==> flow/design.v <==
`default_nettype none
module fifo_16_1024_ft
  (
   input wire        clk,
   input wire        srst,
   input wire [15:0] din,
   input wire        wr_en,
   input wire        rd_en,
   output wire [15:0] dout,
   output wire       full,
   output reg        overflow,
   output wire       empty,
   output wire       valid,
   output reg        underflow,
   output wire       wr_rst_busy,
   output wire       rd_rst_busy
   );
    localparam DEPTH_LOG2 = 4;
    reg [15:0] mem [0:(1<<DEPTH_LOG2)-1];
    reg [DEPTH_LOG2:0] wp;
    reg [DEPTH_LOG2:0] rp;
    assign empty = (wp == rp);
    assign full = (wp[DEPTH_LOG2] != rp[DEPTH_LOG2]) &&
                  (wp[DEPTH_LOG2-1:0] == rp[DEPTH_LOG2-1:0]);
    assign valid = ~empty;
    assign dout = mem[rp[DEPTH_LOG2-1:0]];
    assign wr_rst_busy = 1'b0;
    assign rd_rst_busy = 1'b0;
    always @(posedge clk) begin
	if(wr_en == 1'b1 && full == 1'b0) begin
	    mem[wp[DEPTH_LOG2-1:0]] <= din;
	end
    end
    always @(posedge clk) begin
	if(srst == 1'b1) begin
	    wp <= 0;
	    rp <= 0;
	    overflow <= 1'b0;
	    underflow <= 1'b0;
	end else begin
	    if(wr_en == 1'b1 && full == 1'b0) begin
		wp <= wp + 1'b1;
	    end
	    if(rd_en == 1'b1 && empty == 1'b0) begin
		rp <= rp + 1'b1;
	    end
	    overflow <= wr_en & full;
	    underflow <= rd_en & empty;
	end
    end
endmodule  
`default_nettype wire
`default_nettype none
module ether_rx#(parameter APP_KEY=16'h6000)
(
input wire clk,
input wire reset,
input wire [511:0] recv_data,
input wire recv_valid,
input wire recv_sop,
input wire recv_eop,
input wire [7:0] recv_mty,
output reg [111:0] ether_header_data,
output reg ether_header_valid,
output reg [511:0] ether_data_data,
output reg ether_data_valid,
output reg ether_data_sop,
output reg ether_data_eop,
output reg [7:0] ether_data_mty
);
    enum {IDLE, RECV_ALL, LAST_ONE} state;
    reg [399:0] recv_buf;
    reg [7:0] recv_mty_reg;
    reg ether_data_sop_reg;
    always @(posedge clk) begin
	if(reset == 1'b1) begin
	    state <= IDLE;
	    ether_header_data <= 112'd0;
	    ether_header_valid <= 1'b0;
	    ether_data_data <= 512'd0;
	    ether_data_valid <= 1'b0;
	    ether_data_sop <= 1'b0;
	    ether_data_eop <= 1'b0;
	    ether_data_mty <= 8'd0;
	    recv_buf <= 400'd0;
	    recv_mty_reg <= 8'd0;
	    ether_data_sop_reg <= 1'b0;
	end else begin
	case(state)
	    IDLE: begin
		if(recv_sop == 1'b1 && recv_valid == 1'b1 && recv_data[415:400] == APP_KEY) begin
		    ether_header_data <= recv_data[511:400];
		    ether_header_valid <= 1'b1;
		    if(recv_eop == 1'b1) begin
			ether_data_data <= {recv_data[399:0], 112'd0};
			ether_data_eop <= 1'b1;
			ether_data_sop <= 1'b1;
			ether_data_valid <= 1'b1;
			ether_data_mty <= recv_mty + 14;
			state <= IDLE;
		    end else begin
			ether_data_valid <= 1'b0;
			ether_data_sop_reg <= 1'b1;
			recv_buf <= recv_data[399:0];
			state <= RECV_ALL;
		    end
		end else begin
		    ether_header_data <= 112'd0;
		    ether_header_valid <= 1'b0;
		    ether_data_data <= 512'd0;
		    ether_data_valid <= 1'b0;
		    ether_data_sop <= 1'b0;
		    ether_data_eop <= 1'b0;
		    ether_data_mty <= 8'd0;
		    recv_buf <= 400'd0;
		    recv_mty_reg <= 8'd0;
		    ether_data_sop_reg <= 1'b0;
		end
	    end
	    RECV_ALL: begin
		if(recv_valid == 1'b1) begin
		    ether_data_data <= {recv_buf[399:0], recv_data[511:400]};
		    ether_data_valid <= 1'b1;
		    ether_data_sop <= ether_data_sop_reg;
		    ether_data_sop_reg <= 1'b0;
		    recv_buf <= recv_data[399:0];
		    if(recv_eop == 1'b1) begin
			if(recv_mty >= 50) begin
			    ether_data_mty <= recv_mty - 50;
			    ether_data_eop <= 1'b1;
			    state <= IDLE;
			end else begin
			    ether_data_eop <= 1'b0;
			    recv_mty_reg <= recv_mty + 14;
			    state <= LAST_ONE;
			end
		    end
		end else begin
		    ether_data_valid <= 1'b0;
		end
	    end
	    LAST_ONE: begin
		ether_data_data <= {recv_buf, 112'h0};
		ether_data_valid <= 1'b1;
		ether_data_eop <= 1'b1;
		ether_data_sop <= 1'b0;
		ether_data_mty <= recv_mty_reg;
		state <= IDLE;
	    end
	    default: begin
		state <= IDLE;
	    end
	endcase
	end
    end
endmodule  
`default_nettype wire
`default_nettype none
module ether_tx
(
input wire clk,
input wire reset,
input wire [111:0] ether_header_data,
input wire ether_header_valid,
input wire [511:0] ether_data_data,
input wire ether_data_valid,
input wire ether_data_sop,
input wire ether_data_eop,
input wire [7:0] ether_data_mty,
output reg [511:0] send_data,
output reg send_valid,
output reg send_sop,
output reg send_eop,
output reg [7:0] send_mty
);
    enum {IDLE, RECV_ALL, LAST_ONE} state;
    reg [399:0] send_buf;
    reg [7:0] send_mty_reg;
    always @(posedge clk) begin
	if(reset == 1'b1) begin
	    state <= IDLE;
	    send_data <= 512'd0;
	    send_valid <= 1'b0;
	    send_sop <= 1'b0;
	    send_eop <= 1'b0;
	    send_mty <= 8'd0;
	    send_buf <= 112'd0;
	    send_mty_reg <= 8'd0;
	end else begin
	case(state)
	    IDLE: begin
		if(ether_header_valid == 1'b1 && ether_data_sop == 1'b1 && ether_data_valid == 1'b1) begin
		    send_data <= {ether_header_data, ether_data_data[511:112]};
		    send_valid <= 1'b1;
		    send_sop <= 1'b1;
		    send_buf <= ether_data_data[111:0];
		    if(ether_data_eop == 1'b1) begin
			if(ether_data_mty >= 14) begin
			    send_mty <= ether_data_mty - 14;
			    send_eop <= 1'b1;
			    state <= IDLE;
			end else begin
			    send_mty_reg <= ether_data_mty + 50;
			    send_eop <= 1'b0;
			    state <= LAST_ONE;
			end
		    end else begin
			send_eop <= 1'b0;
			state <= RECV_ALL;
		    end
		end else begin
		    send_data <= 512'd0;
		    send_valid <= 1'b0;
		    send_sop <= 1'b0;
		    send_eop <= 1'b0;
		    send_mty <= 8'd0;
		    send_buf <= 112'd0;
		    send_mty_reg <= 8'd0;
		end
	    end
	    RECV_ALL: begin
		if(ether_data_valid == 1'b1) begin
		    send_data <= {send_buf, ether_data_data[511:112]};
		    send_valid <= 1'b1;
		    send_sop <= 1'b0;
		    send_buf <= ether_data_data[111:0];
		    if(ether_data_eop == 1'b1) begin
			if(ether_data_mty >= 14) begin
			    send_mty <= ether_data_mty - 14;
			    send_eop <= 1'b1;
			    state <= IDLE;
			end else begin
			    send_mty_reg <= ether_data_mty + 50;
			    send_eop <= 1'b0;
			    state <= LAST_ONE;
			end
		    end
		end else begin
		    send_valid <= 1'b0;
		end
	    end
	    LAST_ONE: begin
		send_data <= {send_buf, 400'd0};
		send_valid <= 1'b1;
		send_eop <= 1'b1;
		send_sop <= 1'b0;
		send_mty <= send_mty_reg;
		state <= IDLE;
	    end
	    default: begin
		state <= IDLE;
	    end
	endcase
	end
    end
endmodule  
`default_nettype wire
`default_nettype none
module cmac_usplus_emitter
  (
   input wire clk,
   input wire reset,
   input wire [511:0] din_data,
   input wire din_valid,
   input wire din_sop,
   input wire din_eop,
   input wire [7:0] din_mty,
   output reg [511:0] dout_data,
   output reg dout_valid,
   output wire dout_kick,
   output wire [13:0] dout_bytes,
   input wire cmac_busy,
   input wire cmac_done,
   input wire cmac_tx_rdy
   );
    reg[7:0] data_ready_state;
    reg dout_ready;
    reg [15:0] dout_count;
    always @(posedge clk) begin
	if(reset == 1'b1) begin
	    dout_valid <= 1'b0;
	    dout_ready <= 1'b0;
	    dout_count <= 16'd0;
	    data_ready_state <= 8'd0;
	end else begin
	    dout_data <= din_data;
	    dout_valid <= din_valid;
	    if(data_ready_state == 0) begin
		if(din_valid == 1 && din_sop == 1) begin
		    if(din_eop == 1) begin
			dout_ready <= 1;
			dout_count <= 64 - din_mty;
		    end else begin
			dout_ready <= 0;
			dout_count <= 64;
			data_ready_state <= data_ready_state + 1;
		    end
		end else begin
		    dout_ready <= 0;
		end
	    end else if(data_ready_state == 1) begin
		if(din_valid == 1) begin
		    if(din_eop == 1) begin
			dout_ready <= 1;
			dout_count <= dout_count + (64 - din_mty);
			data_ready_state <= 0;
		    end else begin
			dout_ready <= 0;
			dout_count <= dout_count + 64;
		    end
		end else begin
		    dout_ready <= 0;
		end
	    end else begin
		dout_ready <= 0;
	    end
	end
    end
    reg fifo_rd;
    wire [15:0] fifo_q;
    wire fifo_full, fifo_empty;
    wire fifo_valid;
    wire fifo_overflow, fifo_underflow;
    wire fifo_wr_rst_busy, fifo_rd_rst_busy;
    fifo_16_1024_ft fifo_i(.clk(clk),
			   .srst(reset),
			   .din(dout_count),
			   .wr_en(dout_ready),
			   .rd_en(fifo_rd),
			   .dout(fifo_q),
			   .full(fifo_full),
			   .overflow(fifo_overflow),
			   .empty(fifo_empty),
			   .valid(fifo_valid),
			   .underflow(fifo_underflow),
			   .wr_rst_busy(fifo_wr_rst_busy),
			   .rd_rst_busy(fifo_rd_rst_busy));
    reg [7:0] kick_state;
    reg kick_reg;
    reg [13:0] bytes_reg;
    assign dout_kick = kick_reg;
    assign dout_bytes = bytes_reg;
    always @(posedge clk) begin
	if(reset == 1'b1) begin
	    kick_reg <= 1'b0;
	    bytes_reg <= 14'd0;
	    kick_state <= 8'd0;
	    fifo_rd <= 1'b0;
	end else begin
	    case(kick_state)
		0 : begin
		    if(fifo_valid && cmac_tx_rdy) begin
			kick_reg <= 1'b1;
			kick_state <= kick_state + 1;
			bytes_reg <= fifo_q[13:0];
			fifo_rd <= 1'b1;
		    end else begin
			kick_reg <= 1'b0;
			fifo_rd <= 1'b0;
		    end
		end
		1 : begin
		    fifo_rd <= 1'b0;
		    if(cmac_busy == 1'b1) begin  
			kick_reg <= 1'b0;
			kick_state <= kick_state + 1;
		    end
		end
		2 : begin
		    if(cmac_done == 1'b1) begin  
			kick_state <= 0;
		    end
		end
		default: begin
		    kick_state <= 0;
		    kick_reg <= 1'b0;
		    fifo_rd <= 1'b0;
		end
	    endcase  
	end
    end
endmodule  
`default_nettype wire
`default_nettype none
module ether_echo
  (
   input wire         clk,
   input wire         reset,
   input wire [127:0] rx_dataout0,
   input wire [127:0] rx_dataout1,
   input wire [127:0] rx_dataout2,
   input wire [127:0] rx_dataout3,
   input wire         rx_enaout0,
   input wire         rx_sopout0,
   input wire         rx_eopout0,
   input wire         rx_eopout1,
   input wire         rx_eopout2,
   input wire         rx_eopout3,
   input wire [3:0]   rx_mtyout0,
   input wire [3:0]   rx_mtyout1,
   input wire [3:0]   rx_mtyout2,
   input wire [3:0]   rx_mtyout3,
   output wire [511:0] send_data,
   output wire         send_valid,
   output wire         send_sop,
   output wire         send_eop,
   output wire [7:0]   send_mty,
   output wire         tx_kick,
   output wire [13:0]  tx_bytes,
   input wire          cmac_busy,
   input wire          cmac_done,
   input wire          cmac_tx_rdy
   );
    wire [7:0] recv_mty = rx_eopout3 == 1'b1 ? rx_mtyout3
	       : rx_eopout2 == 1'b1 ? rx_mtyout2 + 8'd16
	       : rx_eopout1 == 1'b1 ? rx_mtyout1 + 8'd32
	       : rx_eopout0 == 1'b1 ? rx_mtyout0 + 8'd48
               : 8'd0;
    wire [111:0] ether_header_data;
    wire         ether_header_valid;
    wire [511:0] ether_data_data;
    wire         ether_data_valid;
    wire         ether_data_sop;
    wire         ether_data_eop;
    wire [7:0]   ether_data_mty;
    ether_rx#(.APP_KEY(16'h3434)) ether_rx_i
      (
       .clk(clk),
       .reset(reset),
       .recv_data({rx_dataout0, rx_dataout1, rx_dataout2, rx_dataout3}),
       .recv_valid(rx_enaout0),
       .recv_sop(rx_sopout0),
       .recv_eop(rx_eopout0 || rx_eopout1 || rx_eopout2 || rx_eopout3),
       .recv_mty(recv_mty),
       .ether_header_data(ether_header_data),
       .ether_header_valid(ether_header_valid),
       .ether_data_data(ether_data_data),
       .ether_data_valid(ether_data_valid),
       .ether_data_sop(ether_data_sop),
       .ether_data_eop(ether_data_eop),
       .ether_data_mty(ether_data_mty)
       );
    ether_tx ether_tx_i
      (
       .clk(clk),
       .reset(reset),
       .ether_header_data({ether_header_data[63:16], ether_header_data[111:64], ether_header_data[15:0]}),  
       .ether_header_valid(ether_header_valid),
       .ether_data_data(ether_data_data),
       .ether_data_valid(ether_data_valid),
       .ether_data_sop(ether_data_sop),
       .ether_data_eop(ether_data_eop),
       .ether_data_mty(ether_data_mty),
       .send_data(send_data),
       .send_valid(send_valid),
       .send_sop(send_sop),
       .send_eop(send_eop),
       .send_mty(send_mty)
       );
    cmac_usplus_emitter cmac_usplus_emitter_i
      (
       .clk(clk),
       .reset(reset),
       .din_data(send_data),
       .din_valid(send_valid),
       .din_sop(send_sop),
       .din_eop(send_eop),
       .din_mty(send_mty),
       .dout_data(),
       .dout_valid(),
       .dout_kick(tx_kick),
       .dout_bytes(tx_bytes),
       .cmac_busy(cmac_busy),
       .cmac_done(cmac_done),
       .cmac_tx_rdy(cmac_tx_rdy)
       );
endmodule  
`default_nettype wire
-- Tool chain data of ether_echo
Tool output for the design above, in the order of the flow.
Line numbers count from 1 in the design file above.
Operators: Yosys type, input widths -> output width; for muxes data width and select width s.
Not given: -
- design top: ether_echo
- clock: clk
- standard-cell library: sky130hd
- timing corner: tt_025C_1v80

-- After elaboration
Source: Yosys, flattened and elaborated, memories not mapped. Widths are those after wreduce. Registers that Yosys merges into a memory's read port (data or address) are not register bits. Print and check cells do not count. Equal cells are merged and count once.
Memory sizes are those after Yosys's memory passes, which may raise the word count (mostly to a power of two), join words into wider ones and drop unused or constant bits.
- noted bits of input ports: 539
- noted output and inout bits: 538
- elaborated cells: 220
- register bits after elaboration: 1797
- noted memory cells: 1
- memory bits (writable) at 256
- noted clocked read ports x word width: 16
- noted eq/ne operators: 27
- noted reduce/logical cells: 38
- order comparisons at 2
- noted muxes and demuxes: 108
- add/subtract/negate cells at 14
- noted bitwise operators: 3
- memory list (memory ; depth ; bits a word ; rd ports ; wr ports ; line ; text):
    cmac_usplus_emitter_i.fifo_i.mem ; 16 ; 16 ; 1 ; 1 ; 19 ; reg [15:0] mem [0:(1<<DEPTH_LOG2)-1];
- operators with widths (cell ; count):
    $pmux 512 s3 ; 2
    $mux 512 ; 5
    $mux 400 ; 3
    $pmux 400 s2 ; 1
    $mux 112 ; 3
    $pmux 112 s2 ; 1
    $mux 32 ; 7
    $mux 8 ; 26
    $pmux 32 s2 ; 2
    $mux 16 ; 7
    $pmux 8 s3 ; 3
    $eq 32x1->1 const B ; 2
    $eq 32x2->1 const B ; 2
    $logic_not 32->1 ; 2
    $pmux 8 s2 ; 2
    $mux 1 ; 30
    $mux 7 ; 4
    $reduce_and 3->1 ; 7
    $pmux 1 s3 ; 7
    $eq 16x14->1 const B ; 1
    $add 16x16->16 ; 1
    $add 16x7->16 const B ; 1
    $ne 2x2->1 const B ; 8
    $add 8x1->8 const B ; 2
    $eq 8x1->1 const B ; 2
    $logic_not 8->1 ; 2
    $reduce_and 5->1 ; 3
    $add 4x6->7 const B ; 2
Not listed: further kinds 25, cells in them 54.

-- Depth
Depth = most cells in a row (Yosys ltp): at word level without a register or memory, in the mapped netlist without a sequential cell, where the memories' decode and read muxes count.
- depth after elaboration: 10
- ABC_AREA: 0
- noted depth in mapped cells: 14
- noted gate-level depth less buffers: 14

-- Netlist
Source: synth_stat.txt of the flow (Yosys; design flattened, memories mapped). It holds for the ABC_AREA given above (unset counts as 0); a run with the other value may have another netlist.
Totals and module areas in this step are rounded.
- cell types (cell ; count ; total area (um^2)):
    sky130_fd_sc_hd__dfxtp_1 ; 1750 ; 35033.6
    sky130_fd_sc_hd__edfxtp_1 ; 224 ; 6.73E+03
    sky130_fd_sc_hd__nand3_1 ; 1026 ; 5.13E+03
    sky130_fd_sc_hd__a21oi_1 ; 953 ; 4.77E+03
    sky130_fd_sc_hd__nand2_1 ; 1091 ; 4.1E+03
    sky130_fd_sc_hd__a221oi_1 ; 408 ; 3.57E+03
    sky130_fd_sc_hd__nor2_1 ; 729 ; 2.74E+03
    sky130_fd_sc_hd__nor3_1 ; 427 ; 2137.05
    sky130_fd_sc_hd__clkbuf_1 ; 542 ; 2.03E+03
    sky130_fd_sc_hd__a22oi_1 ; 240 ; 1.8E+03
    sky130_fd_sc_hd__mux4_2 ; 70 ; 1.58E+03
    sky130_fd_sc_hd__buf_2 ; 215 ; 1.08E+03
    sky130_fd_sc_hd__nand2b_1 ; 116 ; 725.696
    sky130_fd_sc_hd__a31oi_1 ; 115 ; 719.44
    sky130_fd_sc_hd__ha_1 ; 30 ; 375.36
    sky130_fd_sc_hd__mux2i_1 ; 24 ; 240.23
    sky130_fd_sc_hd__o21ai_0 ; 38 ; 190.182
    sky130_fd_sc_hd__xor2_1 ; 20 ; 175.168
Not listed: further types 47, cells in them 227.
- noted buffers: 804
- sequential area: 41800 um^2
- mapped cells: 8245
- chip area (Yosys): 74600 um^2
- flip-flops at 1974
The figures by module come from a second, unflattened synthesis with its own total; it is not the netlist above.
- cells (unflattened synthesis): 7400
- noted area (unflattened synthesis): 88100 um^2
Each row is one instance without its submodules.
- modules (module ; area (um^2) ; cells ; times used ; seq. area (um^2)):
    ether_rx (APP_KEY=13364) ; 36900 ; 3727 ; 1 ; 21000
    ether_tx ; 22000 ; 2240 ; 1 ; 12900
    cmac_usplus_emitter ; 18400 ; 882 ; 1 ; 16400
    fifo_16_1024_ft ; 10600 ; 527 ; 1 ; 8010
    ether_echo ; 146 ; 24 ; 1 ; 0.0

-- Worst setup path after synthesis
Path of least setup slack by OpenSTA after synthesis, without wires, with an ideal clock, recovery checks aside; 20% of the period is set as input and as output delay. Where synthesis merged equal registers, the netlist keeps one of their names.
- path kind: register to register
- start point: reg ether_tx_i.send_mty[0]
- end point: reg cmac_usplus_emitter_i.dout_count[13]
- clock period at 4.0 ns
- buffers on the path at 0
- stages on the path: 15
- noted data arrival time: 2.812 ns
- setup slack at 1.042 ns
- time at the first pin: 0.000 ns
- path delay at 2.958 ns
- noted setup time: 0.146 ns
- required time: 3.854 ns
- period reached after synthesis at 2.958 ns
"path delay" = arrival - input delay + setup time.
"stages on the path" counts driving pins, that of a launching flip-flop among them; a cell with two outputs on the path counts twice.
"period reached after synthesis" = period - worst setup slack (recovery checks aside). The figure is calculated, with input and output delays left at 20% of the set period.
The rows between start and end are the longest chain of elaborated cells between them; the timing report does not say that the signal goes this way. Where chains are equally long, one stands for them.
Each line given opens the expression or statement behind the cell; cells for indexed reads and writes are added by Yosys, which also makes memories of some case tables.
At most two assigning lines are given for a register; there are more.
- path through: sky130_fd_sc_hd__dfxtp_1 > sky130_fd_sc_hd__inv_1 > sky130_fd_sc_hd__ha_1 > sky130_fd_sc_hd__nor3b_1 > sky130_fd_sc_hd__nand2_1 > sky130_fd_sc_hd__a21oi_1 > sky130_fd_sc_hd__inv_1 > sky130_fd_sc_hd__ha_1 > sky130_fd_sc_hd__nand2_1 > sky130_fd_sc_hd__o21ai_0 > sky130_fd_sc_hd__a22oi_1 > sky130_fd_sc_hd__and2_1 > sky130_fd_sc_hd__or3_1 > sky130_fd_sc_hd__nand4_1 > sky130_fd_sc_hd__a31oi_1
- noted cells in the longest elaborated chain: 6
- noted elaborated cells on any way between the ends: 8
- classes of those cells: 2 x add/sub; 6 x mux
- RTL lines, path post-synthesis (what ; line ; text):
    start: declaration ; 174 ; output reg [7:0] send_mty
    start: assignment ; 199 ; send_mty <= ether_data_mty - 14;
    start: assignment ; 229 ; send_mty <= ether_data_mty - 14;
    $sub 7x8->9 ; 305 ; dout_count <= dout_count + (64 - din_mty);
    $add 16x16->16 ; 305 ;
    $mux 16 ; 303 ; if(din_eop == 1) begin
    $mux 16 ; 302 ; if(din_valid == 1) begin
    $mux 16 ; 301 ; end else if(data_ready_state == 1) begin
    $mux 16 ; 288 ; if(data_ready_state == 0) begin
    end: assignment ; 292 ; dout_count <= 64 - din_mty;
    end: assignment ; 305 ;
    end: declaration ; 278 ; reg [15:0] dout_count;

-- Path in the finished layout
From the final timing report of run E: the path of least setup slack in the routed layout; clock arrival at registers is part of the times.
- path kind: register to register
- start point: reg ether_tx_i.send_mty[0]
- end point: reg cmac_usplus_emitter_i.dout_count[13]
- setup slack at 0.45 ns
- time at the first pin: 0.85 ns
- stages on the path: 15
- buffers on the path at 0
- required time: 4.73 ns
- noted setup time: 0.11 ns
- noted data arrival time: 4.28 ns
- clock period at 4.0 ns
The rows between start and end are the longest chain of elaborated cells between them; the timing report does not say that the signal goes this way. Where chains are equally long, one stands for them.
At most two assigning lines are given for a register; there are more.
- path through: sky130_fd_sc_hd__dfxtp_1 > sky130_fd_sc_hd__inv_1 > sky130_fd_sc_hd__ha_1 > sky130_fd_sc_hd__nor3b_1 > sky130_fd_sc_hd__nand2_1 > sky130_fd_sc_hd__a21oi_1 > sky130_fd_sc_hd__inv_1 > sky130_fd_sc_hd__ha_1 > sky130_fd_sc_hd__nand2_1 > sky130_fd_sc_hd__o21ai_0 > sky130_fd_sc_hd__a22oi_1 > sky130_fd_sc_hd__and2_1 > sky130_fd_sc_hd__or3_1 > sky130_fd_sc_hd__nand4_1 > sky130_fd_sc_hd__a31oi_1
- noted cells in the longest elaborated chain: 6
- noted elaborated cells on any way between the ends: 8
- classes of those cells: 2 x add/sub; 6 x mux
- RTL lines, path after layout (what ; line ; text):
    start: declaration ; 174 ; output reg [7:0] send_mty
    start: assignment ; 199 ; send_mty <= ether_data_mty - 14;
    start: assignment ; 229 ; send_mty <= ether_data_mty - 14;
    $sub 7x8->9 ; 305 ; dout_count <= dout_count + (64 - din_mty);
    $add 16x16->16 ; 305 ;
    $mux 16 ; 303 ; if(din_eop == 1) begin
    $mux 16 ; 302 ; if(din_valid == 1) begin
    $mux 16 ; 301 ; end else if(data_ready_state == 1) begin
    $mux 16 ; 288 ; if(data_ready_state == 0) begin
    end: assignment ; 292 ; dout_count <= 64 - din_mty;
    end: assignment ; 305 ;
    end: declaration ; 278 ; reg [15:0] dout_count;

Memo
Re: implementation data of ether_echo

Record of 5 stored runs of the RTL-to-layout flow on ether_echo, platform sky130hd. The runs are unordered. Constraints: input delay and output delay 20% of the set period each, output load 0.01 pF.
"period achieved" = clock period - worst setup slack. The figure is calculated, with input and output delays left at 20% of the set period.
"time used up by the worst setup path" = time allowed to the worst setup path (clock period - input delay - output delay, where it has them) - its slack; a late launch clock adds to it, a late capture clock takes from it.
"total power after layout": no workload was simulated; the value follows from the tool's default switching activity.
The measured numbers are rounded.

Run A
Settings were CELL_PAD_IN_SITES_GLOBAL_PLACEMENT = 3; CORE_ASPECT_RATIO = 0.73; CORE_UTILIZATION = 52; CTS_CLUSTER_SIZE = 55; GPL_TIMING_DRIVEN = 1; HOLD_SLACK_MARGIN = 0.12; MIN_ROUTING_LAYER = met2; PLACE_DENSITY_LB_ADDON = 0.21; SETUP_SLACK_MARGIN = -0.06; SLEW_MARGIN = 15; period_ns = 4.0; CAP_MARGIN = 20; CORE_MARGIN = 2
- no final report: placement broke off with FLW-0024

Run B
Settings were CELL_PAD_IN_SITES_GLOBAL_PLACEMENT = 3; CORE_UTILIZATION = 52; CTS_CLUSTER_SIZE = 55; HOLD_SLACK_MARGIN = 0.05; period_ns = 4.0; CAP_MARGIN = 20; CORE_MARGIN = 2; SLEW_MARGIN = 20
- no final report: placement broke off with GPL-0301

Run C
Settings were CELL_PAD_IN_SITES_DETAIL_PLACEMENT = 2; CELL_PAD_IN_SITES_GLOBAL_PLACEMENT = 3; CORE_UTILIZATION = 44; CTS_CLUSTER_DIAMETER = 275; GPL_ROUTABILITY_DRIVEN = 1; GPL_TIMING_DRIVEN = 0; MAX_ROUTING_LAYER = met4; MIN_ROUTING_LAYER = met2; PLACE_DENSITY_LB_ADDON = 0.09; TNS_END_PERCENT = 65; period_ns = 2.64; CAP_MARGIN = 20; CORE_MARGIN = 2; SLEW_MARGIN = 20
- no final report: placement broke off with FLW-0024

Run D
Settings were CAP_MARGIN = 25; CELL_PAD_IN_SITES_GLOBAL_PLACEMENT = 3; CORE_ASPECT_RATIO = 0.73; CORE_UTILIZATION = 52; CTS_CLUSTER_SIZE = 34; GPL_TIMING_DRIVEN = 1; HOLD_SLACK_MARGIN = 0.12; MAX_ROUTING_LAYER = met4; MIN_ROUTING_LAYER = met2; PLACE_DENSITY_LB_ADDON = 0.21; SETUP_SLACK_MARGIN = -0.06; SLEW_MARGIN = 15; period_ns = 4.0; CORE_MARGIN = 2
- no final report: placement broke off with FLW-0024

Run E
Settings were CORE_UTILIZATION = 40; period_ns = 4.0; CAP_MARGIN = 20; CORE_MARGIN = 2; SLEW_MARGIN = 20
- total die area: 190000 um^2
- final setup TNS at 0.000 ns
- worst hold slack after layout: 0.434 ns
- period achieved: 3.552 ns
- total power after layout: 41.7 mW
- time used up by the worst setup path: 3.55 ns
- class of the worst setup path: register to register
- noted the synthesized cell area: 74600 um^2
- post-route utilization at 0.513
- noted the setup slack of the critical path: 0.448 ns
- standard-cell area after layout: 95200 um^2
